==> flow/design.v <==
`timescale 1ns / 1ps
module FIFO(clk, rst, wr_en, rd_en, buf_in, buf_out, buf_empty, buf_full, fifo_counter);
input clk, rst, wr_en, rd_en;
input [7:0] buf_in;
output [7:0] buf_out;
output buf_empty, buf_full;
output [6:0] fifo_counter;
reg [7:0] buf_out;
reg buf_empty, buf_full;
reg [6:0] fifo_counter;
reg [5:0] rd_ptr, wr_ptr;
reg [7:0] buf_mem[63:0];
always@ (fifo_counter) begin
    buf_empty = (fifo_counter == 0);  
    buf_full = (fifo_counter == 64);  
end
always @(posedge clk or posedge rst) begin
    if( rst )  
        fifo_counter <= 0;
    else if((!buf_full && wr_en) && (!buf_empty && rd_en))  
        fifo_counter <= fifo_counter;
    else if (!buf_full && wr_en)  
        fifo_counter <= fifo_counter + 1;
    else if (!buf_empty && rd_en)  
        fifo_counter <= fifo_counter - 1;
    else  
        fifo_counter <= fifo_counter;
end
always @(posedge clk or posedge rst) begin
    if (rst)  
        buf_out <= 0;
    else begin
        if (rd_en && !buf_empty)
            buf_out <= buf_mem[rd_ptr];
        else  
            buf_out <= buf_out;
    end
end
always @(posedge clk) begin
    if (!buf_full && wr_en)
        buf_mem[wr_ptr] <= buf_in;
    else
        buf_mem[wr_ptr] <= buf_mem[wr_ptr];
end
always @(posedge clk or posedge rst) begin
    if(rst) begin
        wr_ptr <= 0;
        rd_ptr <= 0;
    end
    else begin
        if (!buf_full && wr_en)  
            wr_ptr <= wr_ptr + 1;
        else  
            wr_ptr <= wr_ptr;
        if (!buf_empty && rd_en)  
            rd_ptr <= rd_ptr + 1;
        else  
            rd_ptr <= rd_ptr;               
    end
end
endmodule
# --- Tool chain data of FIFO ---
# Tool output for the design above before and after an edit, in the order of the flow.
# Lines under "before" count in the file above, lines under "after" in the edited file.
# "change": "after" minus "before" as printed here. "change_rel_pct": 100 x difference / "before".
design:
  top: "FIFO"
  clock: "clk"
  lib: "sky130hd"
  pvt_corner: "tt_025C_1v80"

# --- Diff ---
# Unified diff, file above to edited file.
# The edit is scripted: it alters the design's behaviour and was not made to optimise anything.
# begin of diff
@@ -15,8 +15,6 @@
     buf_full = (fifo_counter == 64);  
 end
-always @(posedge clk or posedge rst) begin
-    if( rst )  
-        fifo_counter <= 0;
-    else if((!buf_full && wr_en) && (!buf_empty && rd_en))  
+always @(posedge clk) begin
+    if((!buf_full && wr_en) && (!buf_empty && rd_en))  
         fifo_counter <= fifo_counter;
     else if (!buf_full && wr_en)  
# end of diff

# --- Elaborated design ---
# Yosys after proc, flatten, opt, wreduce and memory -nomap, before mapping. Memory bits, and registers merged into a memory's read port (data or address), are not among the register bits. Print and check cells are not counted. Equal cells are merged and count once.
# Memory sizes are those after Yosys's memory passes, which may raise the word count (mostly to a power of two), join words into wider ones and drop unused or constant bits.
word_totals:
  columns: ["element", "before", "after", "change", "change_rel_pct"]
  rows:
  - ["register_bits", 19, 19, 0, 0.00]
  - ["mem_bits_rw", 512, 512, 0, 0.00]
  - ["clocked_rd_ports_x_width", 8, 8, 0, 0.00]
  - ["memories", 1, 1, 0, 0.00]
  - ["inputBits", 12, 12, 0, 0.00]
  - ["out_inout_bits", 17, 17, 0, 0.00]
  - ["elab_cells", 28, 28, 0, 0.00]
mem_list:
  columns: ["element", "before", "after"]
  rows:
  - ["mem_shapes", "buf_mem 64 x 8 bit 1R1W", "buf_mem 64 x 8 bit 1R1W"]
op_classes:
  columns: ["element", "before", "after", "change", "change_rel_pct"]
  rows:
  - ["add_sub_neg", 4, 4, 0, 0.00]
  - ["n_eq", 2, 2, 0, 0.00]
  - ["mux", 7, 7, 0, 0.00]
  - ["n_logic", 2, 2, 0, 0.00]
  - ["reduce_logical", 9, 9, 0, 0.00]
# Operator kinds equal on both sides are left out: 15.

# --- Logic depth ---
# Yosys ltp: most cells in a row. Word level: on the elaborated netlist, between registers, memories and ports. Mapped: between sequential cells and ports; inverters and the memories' decode and read muxes count.
logic_depth:
  columns: ["element", "before", "after", "change", "change_rel_pct"]
  rows:
  - ["ltp_word", 6, 6, 0, 0.00]
  - ["ABC_AREA", "0", "0", null, null]
  - ["depth_mapped", 10, 9, -1, -10.00]
  - ["depth_no_buf", 9, 9, 0, 0.00]

# --- Mapped cells and area ---
# Yosys stat after the flow's synthesis: flattened, memories mapped to cells. It holds for the ABC_AREA given above (unset counts as 0); a run with the other value may have another netlist.
by_type:
  columns: ["cell", "before", "after", "change", "change_rel_pct"]
  rows:
  - ["sky130_fd_sc_hd__mux2i_1", 87, 40, -47, -54.02]
  - ["sky130_fd_sc_hd__nand2_1", 37, 67, 30, 81.08]
  - ["sky130_fd_sc_hd__mux2_2", 32, 44, 12, 37.50]
  - ["sky130_fd_sc_hd__o211ai_1", 22, 10, -12, -54.55]
  - ["sky130_fd_sc_hd__nor2b_1", 5, 17, 12, 240.00]
  - ["sky130_fd_sc_hd__a211o_1", 13, 2, -11, -84.62]
  - ["sky130_fd_sc_hd__a211oi_1", 0, 11, 11, null]
  - ["sky130_fd_sc_hd__buf_4", 8, 17, 9, 112.50]
  - ["sky130_fd_sc_hd__o22a_1", 8, 0, -8, -100.00]
  - ["sky130_fd_sc_hd__edfxtp_1", 512, 519, 7, 1.37]
  - ["sky130_fd_sc_hd__dfrtp_1", 27, 20, -7, -25.93]
  - ["sky130_fd_sc_hd__o21ai_0", 4, 11, 7, 175.00]
  - ["sky130_fd_sc_hd__o221ai_1", 0, 7, 7, null]
  - ["sky130_fd_sc_hd__a221oi_1", 8, 2, -6, -75.00]
  - ["sky130_fd_sc_hd__nor4_1", 2, 8, 6, 300.00]
  - ["sky130_fd_sc_hd__nor2_1", 84, 89, 5, 5.95]
  - ["sky130_fd_sc_hd__a221o_1", 6, 1, -5, -83.33]
  - ["sky130_fd_sc_hd__nand4_1", 2, 7, 5, 250.00]
# Cell types equal on both sides are left out: 10.
# Not every row of either side is listed.
mapped:
  columns: ["element", "before", "after", "change", "change_rel_pct"]
  rows:
  - ["mapped_cells", 1111, 1147, 36, 3.24]
  - ["mapped_area_um2", 21374.2, 21483.1, 108.9, 0.51]
  - ["seqArea_um2", 16050.4, 16085.4, 35.0, 0.22]
  - ["flip_flops", 539, 539, 0, 0.00]
  - ["n_buf", 60, 67, 7, 11.67]

# --- Path before layout ---
# Path of least setup slack by OpenSTA after synthesis, without wires, with an ideal clock, recovery checks aside; 20% of the period is set as input and as output delay. Where synthesis merged equal registers, the netlist keeps one of their names.
synth_timing:
  columns: ["element", "before", "after", "change", "change_rel_pct"]
  rows:
  - ["path_type", "reg-to-reg", "input-to-reg", null, null]
  - ["startpoint", "register fifo_counter[5]", "input wr_en", null, null]
  - ["endpoint", "register fifo_counter[5]", "register fifo_counter[6]", null, null]
  - ["clock_period_ns", 5.0, 5.0, 0.0, 0.00]
  - ["in_delay_ns", null, 1.000, null, null]
  - ["setup_time_ns", 0.123, 0.262, 0.139, null]
  - ["t_first_pin_ns", 0.000, 1.000, 1.000, null]
  - ["t_arrival_ns", 2.838, 2.587, -0.251, -8.84]
  - ["required_time_ns", 4.877, 4.738, -0.139, -2.85]
  - ["path_slack_ns", 2.039, 2.151, 0.112, null]
  - ["delay_ns", 2.961, 1.849, -1.112, -37.55]
  - ["driving_pins", 11, 9, -2, -18.18]
  - ["path_buffers", 1, 0, -1, -100.00]
  - ["synth_period_reached_ns", 2.961, 2.849, -0.112, -3.78]
# "delay_ns" = arrival - input delay + setup time.
# "driving_pins": output pins that drive a net of the path, with the launching flip-flop's if there is one; two outputs of one cell count as two.
# "synth_period_reached_ns" = period - worst setup slack (recovery checks aside). The figure is calculated, with input and output delays left at 20% of the set period.
# Between the ends stands the longest chain of elaborated cells between them, by number of cells; it is not shown to be the way that was timed. Of several equally long chains one is given.
# Each line given opens the expression or statement behind the cell; cells for indexed reads and writes are added by Yosys, which also makes memories of some case tables.
# A register here has more assigning lines than the two given.
synth_via_before:
  path_cell_list: "sky130_fd_sc_hd__dfrtp_1 > sky130_fd_sc_hd__or4_4 > sky130_fd_sc_hd__o41a_1 > sky130_fd_sc_hd__buf_6 > sky130_fd_sc_hd__inv_1 > sky130_fd_sc_hd__ha_1 > sky130_fd_sc_hd__a21o_1 > sky130_fd_sc_hd__a21oi_1 > sky130_fd_sc_hd__o21bai_1 > sky130_fd_sc_hd__a2111o_1 > sky130_fd_sc_hd__o221a_1"
  elab_chain_len: 6
  cone_cells: 14
  cone_classes: "add/sub: 2; eq/ne: 1; mux: 2; logic: 1; reduce/logical: 8"
synth_rtl_before:
  columns: ["element", "line", "text"]
  rows:
  - ["start, declared", 7, "output [6:0] fifo_counter;"]
  - ["start, assigned", 21, "fifo_counter <= fifo_counter;"]
  - ["start, assigned", 23, "fifo_counter <= fifo_counter + 1;"]
  - ["7-bit == test", 15, "buf_full = (fifo_counter == 64);"]
  - ["1-bit zero test", 20, "else if((!buf_full && wr_en) && (!buf_empty && rd_en))"]
  - ["1-bit logical AND (2 in a row)", 20, null]
  - ["1-bit NOT", null, null]
  - ["2-bit AND reduction", null, null]
  - ["end, assigned", 21, null]
  - ["end, assigned", 23, null]
  - ["end, declared", 7, null]
# after: The path ends at the data pin of a flip-flop with enable; ways to the enable are not counted.
synth_via_after:
  path_cell_list: "sky130_fd_sc_hd__inv_1 > sky130_fd_sc_hd__a31oi_4 > sky130_fd_sc_hd__inv_1 > sky130_fd_sc_hd__fa_1 > sky130_fd_sc_hd__a21o_1 > sky130_fd_sc_hd__a21oi_1 > sky130_fd_sc_hd__o21bai_1 > sky130_fd_sc_hd__a21oi_1 > sky130_fd_sc_hd__xor2_1"
  elab_chain_len: 2
  cone_cells: 2
  cone_classes: "mux: 1; reduce/logical: 1"
synth_rtl_after:
  columns: ["element", "line", "text"]
  rows:
  - ["start, declared", 3, "input clk, rst, wr_en, rd_en;"]
  - ["1-bit logical AND", 20, "else if (!buf_full && wr_en)"]
  - ["7-bit 2-to-1 mux", 20, null]
  - ["end, assigned", 19, "fifo_counter <= fifo_counter;"]
  - ["end, assigned", 21, "fifo_counter <= fifo_counter + 1;"]
  - ["end, declared", 7, "output [6:0] fifo_counter;"]

# --- Timing after layout ---
# From the final timing report of the runs of pair 1: the path of least setup slack in the routed layout; clock arrival at registers is part of the times.
layout_timing:
  columns: ["element", "before", "after", "change", "change_rel_pct"]
  rows:
  - ["path_type", "reg-to-output", "reg-to-output", null, null]
  - ["startpoint", "register fifo_counter[5]", "register fifo_counter[3]", null, null]
  - ["endpoint", "output buf_full", "output buf_empty", null, null]
  - ["clock_period_ns", 3.71, 3.71, 0.00, 0.00]
  - ["out_delay_ns", 0.74, 0.74, 0.00, 0.00]
  - ["t_first_pin_ns", 0.59, 0.59, 0.00, 0.00]
  - ["t_arrival_ns", 2.77, 2.48, -0.29, -10.47]
  - ["required_time_ns", 2.97, 2.97, 0.00, 0.00]
  - ["path_slack_ns", 0.20, 0.49, 0.29, null]
  - ["driving_pins", 4, 4, 0, 0.00]
  - ["path_buffers", 1, 1, 0, 0.00]
# Between the ends stands the longest chain of elaborated cells between them, by number of cells; it is not shown to be the way that was timed. Of several equally long chains one is given.
# A register here has more assigning lines than the two given.
layout_via_before:
  path_cell_list: "sky130_fd_sc_hd__dfrtp_1 > sky130_fd_sc_hd__or4_4 > sky130_fd_sc_hd__nor4_1 > sky130_fd_sc_hd__clkdlybuf4s50_1"
  elab_chain_len: 1
  cone_cells: 1
  lines_between: 1
  cone_classes: "eq/ne: 1"
layout_rtl_before:
  columns: ["element", "line", "text"]
  rows:
  - ["start, declared", 7, "output [6:0] fifo_counter;"]
  - ["start, assigned", 21, "fifo_counter <= fifo_counter;"]
  - ["start, assigned", 23, "fifo_counter <= fifo_counter + 1;"]
  - ["7-bit == test", 15, "buf_full = (fifo_counter == 64);"]
  - ["end, declared", 6, "output buf_empty, buf_full;"]
layout_via_after:
  path_cell_list: "sky130_fd_sc_hd__edfxtp_1 > sky130_fd_sc_hd__or4_4 > sky130_fd_sc_hd__nor4_1 > sky130_fd_sc_hd__clkdlybuf4s50_1"
  elab_chain_len: 1
  cone_cells: 1
  lines_between: 1
  cone_classes: "reduce/logical: 1"
layout_rtl_after:
  columns: ["element", "line", "text"]
  rows:
  - ["start, declared", 7, "output [6:0] fifo_counter;"]
  - ["start, assigned", 19, "fifo_counter <= fifo_counter;"]
  - ["start, assigned", 21, "fifo_counter <= fifo_counter + 1;"]
  - ["7-bit zero test", 14, "buf_empty = (fifo_counter == 0);"]
  - ["end, declared", 6, "output buf_empty, buf_full;"]

# --- Layout results ---
# Both versions went through the flow (Yosys, OpenROAD) with the same settings in each pair. Constraints: input delay and output delay 20% of the set period each, output load 0.01 pF.
flow_settings_pair_1:
  CORE_UTILIZATION: 40
  period_ns: 3.71
  CAP_MARGIN: 20
  CORE_MARGIN: 2
  SLEW_MARGIN: 20
measured_pair_1:
  columns: ["element", "before", "after", "change", "change_rel_pct"]
  rows:
  - ["ys_area_um2", 21374.2, 21483.1, 108.9, 0.51]
  - ["final_die_area_um2", 55300.2, 55578.1, 277.9, 0.50]
  - ["finish.stdcell_area_um2", 24826.3, 24840.1, 13.8, 0.06]
  - ["worstSetupSlack_ns", 0.202, 0.488, 0.286, null]
  - ["fin_hold_ws_ns", 0.522, 0.595, 0.073, null]
  - ["design_power_w", 0.01792, 0.01799, 0.00007, 0.39]
  - ["achieved_period_ns", 3.508, 3.222, -0.286, -8.15]
flow_settings_pair_2:
  CORE_MARGIN: 8
  CORE_UTILIZATION: 32
  CTS_CLUSTER_DIAMETER: 261
  GPL_TIMING_DRIVEN: 1
  PLACE_DENSITY: 0.94
  TNS_END_PERCENT: 45
  period_ns: 5.0
  CAP_MARGIN: 20
  SLEW_MARGIN: 20
measured_pair_2:
  columns: ["element", "before", "after", "change", "change_rel_pct"]
  rows:
  - ["ys_area_um2", 21374.2, 21483.1, 108.9, 0.51]
  - ["final_die_area_um2", 75320.1, 75682.8, 362.7, 0.48]
  - ["finish.stdcell_area_um2", 24233.2, 24318.3, 85.1, 0.35]
  - ["worstSetupSlack_ns", 1.284, 1.396, 0.112, null]
  - ["fin_hold_ws_ns", 0.590, 0.589, -0.001, null]
  - ["design_power_w", 0.012972, 0.013112, 0.000140, 1.08]
  - ["achieved_period_ns", 3.716, 3.604, -0.112, -3.01]
# "achieved_period_ns" means the clock period less the worst setup slack. The figure is calculated, with input and output delays left at 20% of the set period.
# "design_power_w": no workload was simulated; the value follows from the tool's default switching activity.
